==> flow/design.v <==
`timescale 1ns / 1ps
module button_debounce (
    input clk,        
    input rst,        
    input button_in,  
    output reg button_out  
);
    parameter integer DEBOUNCE_TIME = 200; 
    reg [19:0] counter;
    reg button_state;
    always @(posedge clk or posedge rst) begin
        if (rst) begin
            counter <= 0;
            button_state <= 0;
            button_out <= 0;
        end else begin
            if (button_in != button_state) begin
                counter <= counter + 1;
                if (counter >= DEBOUNCE_TIME) begin
                    button_state <= button_in;
                    button_out <= button_in;
                    counter <= 0;
                end
            end else begin
                counter <= 0;
            end
        end
    end
endmodule
`timescale 1ns / 1ps
module operatorremainder(
    input [35:0] n,
    output reg is_multiple
);
	parameter DIVISOR = 20000;
	reg [35:0] temp;
	reg [35:0] quotient;
	reg [35:0] remainder;
	integer i;
	always @(*) begin
        temp = n;
        quotient = 0;
        remainder = 0;
        for (i = 35; i >= 0; i = i - 1) begin
            quotient = (quotient << 1) | (temp[i] ? 1'b1 : 1'b0);
            if (quotient >= DIVISOR) begin
                quotient = quotient - DIVISOR;
                remainder = (remainder << 1) | 1'b1;
            end else begin
                remainder = (remainder << 1);
            end
        end
        is_multiple = (quotient == 0);
    end
endmodule
`timescale 1ns / 1ps
module ClockTest(
	input clk,
	input rst,
	input btn,
	output reg [6:0] seg,  
	output reg [3:0] an,
	output reg buttons_pressed, 
	output reg buttons_released 
);
	wire is_divisible;  
   reg [7:0] counter;  
   reg [35:0] cnt;	 
   wire buttons_out;
	reg buttons_out_prev;
   wire [6:0] segments [15:0];  
	reg [3:0] ones;  
   reg [3:0] tens;  
	reg [3:0] s_ones;  
	reg [3:0] s_tens;  
   reg [6:0] refresh_counter;  
   reg refresh_flag;	 
   reg [7:0] clk_display;  
      assign segments[0] = 7'b1000000;   
      assign segments[1] = 7'b1111001;   
      assign segments[2] = 7'b0100100;   
      assign segments[3] = 7'b0110000;   
      assign segments[4] = 7'b0011001;   
      assign segments[5] = 7'b0010010;   
      assign segments[6] = 7'b0000010;   
      assign segments[7] = 7'b1111000;   
      assign segments[8] = 7'b0000000;   
      assign segments[9] = 7'b0010000;   
      assign segments[10] = 7'b0001000;  
      assign segments[11] = 7'b0000011;  
      assign segments[12] = 7'b1000110;  
      assign segments[13] = 7'b0100001;  
      assign segments[14] = 7'b0000110;  
      assign segments[15] = 7'b0001110;  
   button_debounce debounce (
		.clk(clk),
		.rst(rst),
		.button_in(btn),
		.button_out(buttons_out)
   );
   operatorremainder remainder (
        .n(cnt),
        .is_multiple(is_divisible)
    );
   always @ (posedge clk or posedge rst) begin
      if (rst) begin  
         cnt <= 0;
         counter <= 0;
			ones <= 0;
			tens <= 0;
			s_ones <= 0;
			s_tens <= 0;
			clk_display <= 0;
			buttons_out_prev <= 0;
			buttons_pressed <= 0;
			buttons_released <= 0;
      end else begin
			if(cnt == 1_200_000 -1) begin 
				cnt <= 0;
				ones <= 0;
				tens <= 0;
				s_ones <= 0;
				s_tens <= 0;
				clk_display <= 0;
			end else begin
			if (is_divisible) begin 
				if(clk_display == 60) begin
					s_ones <= 0;
					s_tens <= 0;
				end else begin
					clk_display <= clk_display+1;
					if(s_ones == 9) begin
						s_ones <= 0;
						s_tens <= s_tens + 1;
					end else begin
						s_ones <= s_ones + 1;
					end
				end
			end
			buttons_out_prev <= buttons_out;
			buttons_pressed <= (buttons_out & ~buttons_out_prev);	  
			buttons_released <= (~buttons_out & buttons_out_prev);  
			if (buttons_pressed) begin
				if (ones == 9) begin
					ones <= 0;
					if (tens == 9) begin
						tens <= 0;
					end else begin
						tens <= tens + 1;
					end
				end else begin
				ones <= ones + 1;
				end
			end
			cnt <= cnt + 1;
         end   
      end
   end
	always @(posedge clk or posedge rst) begin
		if (rst) begin
			refresh_counter <= 0;
			refresh_flag <= 0;
		end else begin
		refresh_counter <= refresh_counter + 1;
		if (refresh_counter == 250) begin   
			refresh_counter <= 0;
			refresh_flag <= ~refresh_flag;
		end
		end
	end
	always @(posedge clk or posedge rst) begin
		if (rst) begin
			seg <= 7'b1111111;
			an <= 4'b1111;
		end else
		case (refresh_counter[6:5])
			2'b00: begin
				seg <= segments[ones];
				an <= 4'b1110; 
			end
			2'b01: begin
				seg <= segments[tens];
				an <= 4'b1101; 
			end
				2'b10: begin
				seg <= segments[s_ones];
				an <= 4'b1011; 
			end
				2'b11: begin
				seg <= segments[s_tens];
				an <= 4'b0111; 
			end
		endcase
end
endmodule
Lab notebook: ClockTest

==> From RTL to reports: ClockTest <==
Module ClockTest before and after one edit of its RTL, step after step.
"orig" refers to lines of the RTL above, "edited" to lines of the edited file.
"delta": "edited" minus "orig" as printed here. "rel_change_pct": 100 x difference / "orig".
Library cell names are shortened.
{ "design": {"top": "ClockTest", "clk_port": "clk", "lib": "sky130hd", "pvt_corner": "tt_025C_1v80"} }

==> Edit of the RTL <==
The edit as a unified diff against the file above.
A script made this edit. It was not meant as an optimisation and need not keep what the design does.
begin of diff
@@ -66,5 +66,5 @@
 	wire is_divisible;  
    reg [7:0] counter;  
-   reg [35:0] cnt;	 
+   reg [53:0] cnt;	 
    wire buttons_out;
 	reg buttons_out_prev;
end of diff

==> After elaboration <==
Counts by Yosys on the flattened word-level netlist (proc, flatten, opt, wreduce; memories kept). Register bits leave out memories and registers merged into their read ports (data or address). Print and check cells are left out. Cells with the same type and inputs are merged into one.
{ "op_classes": {"columns": ["item", "orig", "edited", "delta", "rel_change_pct"], "rows": [
  ["addsub", 44, 44, 0, 0.00],
  ["compare", 37, 37, 0, 0.00],
  ["eq_ne", 67, 67, 0, 0.00],
  ["mux", 99, 99, 0, 0.00],
  ["bitwise", 39, 39, 0, 0.00],
  ["reduce_logical", 14, 14, 0, 0.00]
]} }
{ "ops": {"columns": ["op", "orig", "edited", "delta", "rel_change_pct"], "rows": [
  ["36-bit two-way mux", 2, 1, -1, -50.00],
  ["36-bit by 1-bit adder with 36-bit output with constant B", 1, 0, -1, -100.00],
  ["36-bit by 21-bit equality test with 1-bit output with constant B", 1, 0, -1, -100.00],
  ["54-bit by 1-bit adder with 54-bit output with constant B", 0, 1, 1, null],
  ["54-bit by 21-bit equality test with 1-bit output with constant B", 0, 1, 1, null],
  ["54-bit two-way mux", 0, 1, 1, null],
  ["1-bit two-way mux", 36, 36, 0, 0.00],
  ["36-bit by 15-bit greater-or-equal comparator with 1-bit output with constant B", 35, 35, 0, 0.00],
  ["35-bit two-way mux", 35, 35, 0, 0.00],
  ["36-bit by 1-bit bitwise OR with 36-bit output", 35, 35, 0, 0.00],
  ["35-bit by 15-bit subtractor with 35-bit output with constant B", 34, 34, 0, 0.00],
  ["4-bit equality test with constant B", 32, 32, 0, 0.00],
  ["4-bit by 3-bit equality test with 1-bit output with constant B", 16, 16, 0, 0.00],
  ["4-bit two-way mux", 15, 15, 0, 0.00],
  ["4-bit by 2-bit equality test with 1-bit output with constant B", 8, 8, 0, 0.00],
  ["4-bit by 1-bit adder with 4-bit output with constant B", 4, 4, 0, 0.00],
  ["4-bit by 1-bit equality test with 1-bit output with constant B", 4, 4, 0, 0.00],
  ["4-bit logical NOT", 4, 4, 0, 0.00],
  ["7-bit case mux with 16-bit select", 4, 4, 0, 0.00],
  ["2-bit AND reduction", 4, 4, 0, 0.00],
  ["8-bit two-way mux", 3, 3, 0, 0.00],
  ["2-bit nonzero test", 3, 3, 0, 0.00],
  ["1-bit bitwise AND", 2, 2, 0, 0.00],
  ["2-bit equality test with constant B", 2, 2, 0, 0.00],
  ["20-bit two-way mux", 2, 2, 0, 0.00],
  ["1-bit NOT", 2, 2, 0, 0.00],
  ["20-bit by 1-bit adder with 20-bit output with constant B", 1, 1, 0, 0.00],
  ["7-bit by 1-bit adder with 7-bit output with constant B", 1, 1, 0, 0.00]
]} }
The list need not be complete.
{ "word_totals": {"columns": ["item", "orig", "edited", "delta", "rel_change_pct"], "rows": [
  ["register_bits", 102, 120, 18, 17.65],
  ["out_inout_bits", 13, 13, 0, 0.00]
]} }

==> Logic depth <==
Depth = most cells in a row (Yosys ltp): at word level without a register or memory, in the mapped netlist without a sequential cell, where the memories' decode and read muxes count.
{ "depth": {"columns": ["item", "orig", "edited", "delta", "rel_change_pct"], "rows": [
  ["depth_word", 111, 111, 0, 0.00],
  ["abc_area", "0", "0", null, null],
  ["depth_mapped", 166, 163, -3, -1.81],
  ["ltp_nobuf", 130, 138, 8, 6.15]
]} }

==> After synthesis <==
The flow's flattened synthesis, as Yosys stat reports it; memories are mapped. The netlist is that of the ABC_AREA named above (0 if unset); the other value can give another one.
{ "types": {"columns": ["cell", "orig", "edited", "delta", "rel_change_pct"], "rows": [
  ["a31oi_1", 112, 73, -39, -34.82],
  ["inv_1", 96, 130, 34, 35.42],
  ["xor2_1", 111, 138, 27, 24.32],
  ["or3_1", 42, 69, 27, 64.29],
  ["o31ai_1", 49, 72, 23, 46.94],
  ["clkbuf_1", 120, 98, -22, -18.33],
  ["o21a_1", 27, 49, 22, 81.48],
  ["nand2_1", 389, 368, -21, -5.40],
  ["and2_1", 60, 81, 21, 35.00],
  ["a21oi_1", 228, 209, -19, -8.33],
  ["dfrtp_1", 91, 109, 18, 19.78],
  ["nand4_1", 90, 72, -18, -20.00],
  ["mux2i_1", 93, 77, -16, -17.20],
  ["and3_1", 87, 71, -16, -18.39],
  ["or4_1", 46, 30, -16, -34.78],
  ["nor3_1", 149, 164, 15, 10.07],
  ["nor4_1", 92, 77, -15, -16.30],
  ["a311oi_1", 36, 24, -12, -33.33]
]} }
The list need not be complete.
{ "synth_totals": {"columns": ["item", "orig", "edited", "delta", "rel_change_pct"], "rows": [
  ["mapped_cells", 4269, 4223, -46, -1.08],
  ["area_um2", 30112.6, 30055.1, -57.5, -0.19],
  ["seqArea_um2", 2566.2, 3016.6, 450.4, 17.55],
  ["flip_flops", 102, 120, 18, 17.65]
]} }
The figures by module come from a second, unflattened synthesis with its own total; it is not the netlist above.
{ "hier_totals": {"columns": ["item", "orig", "edited", "delta", "rel_change_pct"], "rows": [
  ["hier_cells", 4185, 4252, 67, 1.60],
  ["hier_area_um2", 29652.2, 30490.5, 838.3, 2.83]
]} }
Each row is one instance without its submodules.
{ "by_module_orig": {"columns": ["mod", "n_inst", "n_cells", "area_um2"], "rows": [
  ["operatorremainder", 1, 3611, 24234.5],
  ["ClockTest", 1, 516, 4609.4],
  ["button_debounce", 1, 58, 808.3]
]} }
{ "by_module_edited": {"columns": ["mod", "n_inst", "n_cells", "area_um2"], "rows": [
  ["operatorremainder", 1, 3611, 24234.5],
  ["ClockTest", 1, 583, 5447.7],
  ["button_debounce", 1, 58, 808.3]
]} }

==> Timing after synthesis <==
OpenSTA on the mapped netlist: ideal clock, no wires. The path of least setup slack (recovery checks aside). Input and output delay are each 20% of the period. Register names are those of the netlist, which keeps one name where synthesis merged equal registers.
{ "synth_timing": {"columns": ["item", "orig", "edited", "delta", "rel_change_pct"], "rows": [
  ["path_kind", "reg2reg", "reg2reg", null, null],
  ["from", "register cnt[29]", "register cnt[29]", null, null],
  ["to", "register s_tens[3]", "register s_ones[3]", null, null],
  ["period_ps", 50000, 50000, 0, 0.00],
  ["setup_ps", 78, 124, 46, null],
  ["launch_ps", 0, 0, 0, null],
  ["t_arrival_ps", 35456, 35267, -189, -0.53],
  ["required_time_ps", 49922, 49876, -46, -0.09],
  ["setup_slack_ps", 14466, 14609, 143, null],
  ["path_delay_ps", 35534, 35391, -143, -0.40],
  ["driving_pins", 157, 146, -11, -7.01],
  ["path_buffers", 31, 12, -19, -61.29],
  ["synth_period_reached_ps", 35534, 35391, -143, -0.40]
]} }
"path_delay_ps" is the arrival time less input delay plus setup time.
"driving_pins" counts driving pins, that of a launching flip-flop among them; a cell with two outputs on the path counts twice.
"synth_period_reached_ps" is the clock period less the worst setup slack; recovery checks do not enter. This is arithmetic on one report: input and output delays are still those of the set period (20% each).
The rows between start and end are the longest chain of elaborated cells between them; the timing report does not say that the signal goes this way. Where chains are equally long, one stands for them.
A line is the first line of the expression or statement that the cell stems from. Yosys adds cells for indexed reads and writes and turns some case tables into memories.
At most two assigning lines are given for a register; there are more.
{ "synth_via_orig": {"path_cell_list": "dfrtp_1 buf_4 or4_1 buf_6 a21boi_4 inv_1 ha_1 o21ai_0 and3_1 o211ai_2 a21oi_1 buf_2 xnor2_1 inv_1 ha_1 nand2_1 nor3_1 a31o_2 (+121 left out) o32a_1 or4_1 or4b_1 and3_1 buf_6 buf_6 a211oi_1 xor2_1 or3b_2 nor4_4 a21oi_1 a2111oi_1 xnor2_1 or4_1 or3_1 buf_2 or4_1 a21oi_1", "elab_chain_len": 94} }
{ "synth_lines_orig": {"columns": ["item", "line", "source"], "rows": [
  ["start: declaration", 68, "reg [35:0] cnt;"],
  ["start: assignment", 107, "cnt <= 0;"],
  ["start: assignment", 155, "cnt <= cnt + 1;"],
  ["1-bit two-way mux", 45, "quotient = (quotient << 1) | (temp[i] ? 1'b1 : 1'b0);"],
  ["36-bit by 1-bit bitwise OR with 36-bit output", 45, null],
  ["35-bit by 15-bit subtractor with 35-bit output", 47, "quotient = quotient - DIVISOR;"],
  ["35-bit two-way mux", 46, "if (quotient >= DIVISOR) begin"],
  ["36-bit by 1-bit bitwise OR with 36-bit output", 45, null],
  ["36-bit by 15-bit greater-or-equal comparator with 1-bit output", 46, null],
  ["35-bit two-way mux", 46, null],
  ["(+80 left out)", null, null],
  ["35-bit two-way mux", 46, null],
  ["36-bit by 1-bit bitwise OR with 36-bit output", 45, null],
  ["36-bit by 15-bit greater-or-equal comparator with 1-bit output", 46, null],
  ["36-bit two-way mux", 46, null],
  ["36-bit logical NOT", 53, "is_multiple = (quotient == 0);"],
  ["4-bit two-way mux", 126, "if (is_divisible) begin"],
  ["4-bit two-way mux", 118, "if(cnt == 1_200_000 -1) begin"],
  ["end: assignment", 123, "s_tens <= 0;"],
  ["end: assignment", 134, "s_tens <= s_tens + 1;"],
  ["end: declaration", 75, "reg [3:0] s_tens;"]
]} }
{ "synth_via_edited": {"path_cell_list": "dfrtp_1 buf_4 or4_4 a21boi_0 inv_1 ha_1 o31ai_1 o211a_2 nand2_1 buf_2 xnor2_1 inv_1 ha_1 nand2_1 nor3_1 a41oi_1 a41oi_1 a32oi_1 (+110 left out) o211ai_1 nand4b_1 or4_4 o2111ai_1 buf_2 nand2_1 nand2_1 ha_1 and2_1 o211ai_1 a221oi_1 nand3_1 or3_1 a2111oi_4 nand4_4 nor2_2 nor2_1 a211o_1", "elab_chain_len": 94} }
{ "synth_lines_edited": {"columns": ["item", "line", "source"], "rows": [
  ["start: declaration", 68, "reg [53:0] cnt;"],
  ["start: assignment", 107, "cnt <= 0;"],
  ["start: assignment", 155, "cnt <= cnt + 1;"],
  ["1-bit two-way mux", 45, "quotient = (quotient << 1) | (temp[i] ? 1'b1 : 1'b0);"],
  ["36-bit by 1-bit bitwise OR with 36-bit output", 45, null],
  ["35-bit by 15-bit subtractor with 35-bit output", 47, "quotient = quotient - DIVISOR;"],
  ["35-bit two-way mux", 46, "if (quotient >= DIVISOR) begin"],
  ["36-bit by 1-bit bitwise OR with 36-bit output", 45, null],
  ["36-bit by 15-bit greater-or-equal comparator with 1-bit output", 46, null],
  ["35-bit two-way mux", 46, null],
  ["(+80 left out)", null, null],
  ["35-bit two-way mux", 46, null],
  ["36-bit by 1-bit bitwise OR with 36-bit output", 45, null],
  ["36-bit by 15-bit greater-or-equal comparator with 1-bit output", 46, null],
  ["36-bit two-way mux", 46, null],
  ["36-bit logical NOT", 53, "is_multiple = (quotient == 0);"],
  ["4-bit two-way mux", 126, "if (is_divisible) begin"],
  ["4-bit two-way mux", 118, "if(cnt == 1_200_000 -1) begin"],
  ["end: assignment", 122, "s_ones <= 0;"],
  ["end: assignment", 136, "s_ones <= s_ones + 1;"],
  ["end: declaration", 74, "reg [3:0] s_ones;"]
]} }

==> Timing after layout <==
Path of least setup slack in the final report of the runs of pair 1 (OpenROAD, finished layout, wires in). Where an end is a register, its clock arrival counts in the times.
The path's times are printed in steps of 10 ps; the period is the one set.
{ "layout_timing": {"columns": ["item", "orig", "edited", "delta", "rel_change_pct"], "rows": [
  ["path_kind", "reg2reg", "reg2reg", null, null],
  ["from", "register cnt[28]", "register cnt[28]", null, null],
  ["to", "register s_tens[3]", "register s_ones[3]", null, null],
  ["period_ps", 50000, 50000, 0, 0.00],
  ["setup_ps", 70, 110, 40, null],
  ["launch_ps", 370, 420, 50, 13.51],
  ["t_arrival_ps", 45120, 45950, 830, 1.84],
  ["required_time_ps", 50290, 50310, 20, 0.04],
  ["setup_slack_ps", 5170, 4360, -810, null],
  ["driving_pins", 118, 137, 19, 16.10],
  ["path_buffers", 3, 3, 0, 0.00]
]} }
The rows between start and end are the longest chain of elaborated cells between them; the timing report does not say that the signal goes this way. Where chains are equally long, one stands for them.
At most two assigning lines are given for a register; there are more.
{ "layout_via_orig": {"path_cell_list": "dfrtp_1 or4_1 a21boi_4 inv_1 ha_1 o21ai_1 and4_4 a21o_1 mux2i_1 o311ai_4 a21oi_4 xnor2_1 ha_1 nand2_1 o211ai_1 and3_1 o31ai_1 a21oi_1 (+82 left out) o2111a_1 and3_1 a21oi_1 o32a_1 or4_1 or4b_1 and3_1 a2111oi_0 xor2_1 nand4bb_1 or4_1 a21oi_1 a2111oi_1 xnor2_1 or4_1 or3_1 or4_1 a21oi_1", "elab_chain_len": 91} }
{ "layout_lines_orig": {"columns": ["item", "line", "source"], "rows": [
  ["start: declaration", 68, "reg [35:0] cnt;"],
  ["start: assignment", 107, "cnt <= 0;"],
  ["start: assignment", 155, "cnt <= cnt + 1;"],
  ["1-bit two-way mux", 45, "quotient = (quotient << 1) | (temp[i] ? 1'b1 : 1'b0);"],
  ["36-bit by 1-bit bitwise OR with 36-bit output", 45, null],
  ["35-bit by 15-bit subtractor with 35-bit output", 47, "quotient = quotient - DIVISOR;"],
  ["35-bit two-way mux", 46, "if (quotient >= DIVISOR) begin"],
  ["36-bit by 1-bit bitwise OR with 36-bit output", 45, null],
  ["36-bit by 15-bit greater-or-equal comparator with 1-bit output", 46, null],
  ["35-bit two-way mux", 46, null],
  ["(+77 left out)", null, null],
  ["35-bit two-way mux", 46, null],
  ["36-bit by 1-bit bitwise OR with 36-bit output", 45, null],
  ["36-bit by 15-bit greater-or-equal comparator with 1-bit output", 46, null],
  ["36-bit two-way mux", 46, null],
  ["36-bit logical NOT", 53, "is_multiple = (quotient == 0);"],
  ["4-bit two-way mux", 126, "if (is_divisible) begin"],
  ["4-bit two-way mux", 118, "if(cnt == 1_200_000 -1) begin"],
  ["end: assignment", 123, "s_tens <= 0;"],
  ["end: assignment", 134, "s_tens <= s_tens + 1;"],
  ["end: declaration", 75, "reg [3:0] s_tens;"]
]} }
{ "layout_via_edited": {"path_cell_list": "dfrtp_1 or4_4 a21boi_0 inv_1 ha_1 o31ai_1 o211a_2 nand2_1 xnor2_1 inv_1 ha_1 nand2_1 nor3_1 a41oi_1 a41oi_1 a32oi_1 o21ai_1 a2111oi_2 (+101 left out) and4_1 and4_1 a31oi_2 a21o_1 nand4b_1 or4_4 o2111a_1 or4_1 xor2_1 nor4b_2 o2111a_1 nand3b_1 a221o_1 a222oi_1 o2111ai_2 nor2_2 nor2_1 a211o_1", "elab_chain_len": 91} }
{ "layout_lines_edited": {"columns": ["item", "line", "source"], "rows": [
  ["start: declaration", 68, "reg [53:0] cnt;"],
  ["start: assignment", 107, "cnt <= 0;"],
  ["start: assignment", 155, "cnt <= cnt + 1;"],
  ["1-bit two-way mux", 45, "quotient = (quotient << 1) | (temp[i] ? 1'b1 : 1'b0);"],
  ["36-bit by 1-bit bitwise OR with 36-bit output", 45, null],
  ["35-bit by 15-bit subtractor with 35-bit output", 47, "quotient = quotient - DIVISOR;"],
  ["35-bit two-way mux", 46, "if (quotient >= DIVISOR) begin"],
  ["36-bit by 1-bit bitwise OR with 36-bit output", 45, null],
  ["36-bit by 15-bit greater-or-equal comparator with 1-bit output", 46, null],
  ["35-bit two-way mux", 46, null],
  ["(+77 left out)", null, null],
  ["35-bit two-way mux", 46, null],
  ["36-bit by 1-bit bitwise OR with 36-bit output", 45, null],
  ["36-bit by 15-bit greater-or-equal comparator with 1-bit output", 46, null],
  ["36-bit two-way mux", 46, null],
  ["36-bit logical NOT", 53, "is_multiple = (quotient == 0);"],
  ["4-bit two-way mux", 126, "if (is_divisible) begin"],
  ["4-bit two-way mux", 118, "if(cnt == 1_200_000 -1) begin"],
  ["end: assignment", 122, "s_ones <= 0;"],
  ["end: assignment", 136, "s_ones <= s_ones + 1;"],
  ["end: declaration", 74, "reg [3:0] s_ones;"]
]} }

==> Flow runs <==
Both versions went through the flow (Yosys, OpenROAD) with the same settings in each pair. Constraints: input delay and output delay 20% of the set period each, output load 0.01 pF.
{ "flow_settings_pair_1": {"CORE_UTILIZATION": 40, "period_ns": 50, "CAP_MARGIN": 20, "CORE_MARGIN": 2, "SLEW_MARGIN": 20} }
{ "results_pair_1": {"columns": ["item", "orig", "edited", "delta", "rel_change_pct"], "rows": [
  ["post_synth_area_um2", 30112.6, 30055.1, -57.5, -0.19],
  ["dieArea_um2", 77492.6, 77345.2, -147.4, -0.19],
  ["utilization_pct", 41.7, 42.1, 0.4, null],
  ["timing.setup.ws_ps", 5169, 4357, -812, null],
  ["setup_tns_ps", 0, 0, 0, null],
  ["design_power_mw", 0.2100, 0.2820, 0.0720, 34.29],
  ["period_reached_ps", 44831, 45643, 812, 1.81]
]} }
{ "flow_settings_pair_2": {"CORE_ASPECT_RATIO": 1.87, "CORE_MARGIN": 5, "CORE_UTILIZATION": 48, "CTS_CLUSTER_DIAMETER": 103, "CTS_CLUSTER_SIZE": 26, "GPL_ROUTABILITY_DRIVEN": 0, "HOLD_SLACK_MARGIN": -0.03, "MAX_ROUTING_LAYER": "met4", "MIN_ROUTING_LAYER": "met1", "PLACE_DENSITY_LB_ADDON": 0.12, "SETUP_SLACK_MARGIN": 1.53, "TNS_END_PERCENT": 5, "period_ns": 25.4, "CAP_MARGIN": 20, "SLEW_MARGIN": 20} }
{ "results_pair_2": {"columns": ["item", "orig", "edited", "delta", "rel_change_pct"], "rows": [
  ["post_synth_area_um2", 30112.6, 30055.1, -57.5, -0.19],
  ["dieArea_um2", 68090.8, 67965.5, -125.3, -0.18],
  ["utilization_pct", 77.3, 76.6, -0.7, null],
  ["timing.setup.ws_ps", -6104, -5418, 686, null],
  ["setup_tns_ps", -95181, -85714, 9467, null],
  ["design_power_mw", 0.4070, 0.5317, 0.1247, 30.64],
  ["period_reached_ps", 31504, 30818, -686, -2.18]
]} }
By "period_reached_ps" is meant the clock period of the run minus its worst setup slack. This is arithmetic on one report: input and output delays are still those of the set period (20% each).
By "design_power_mw" is meant OpenSTA's value without simulated activity: inputs other than the clock are taken to toggle once in ten clock periods, and the tool carries that through the logic.
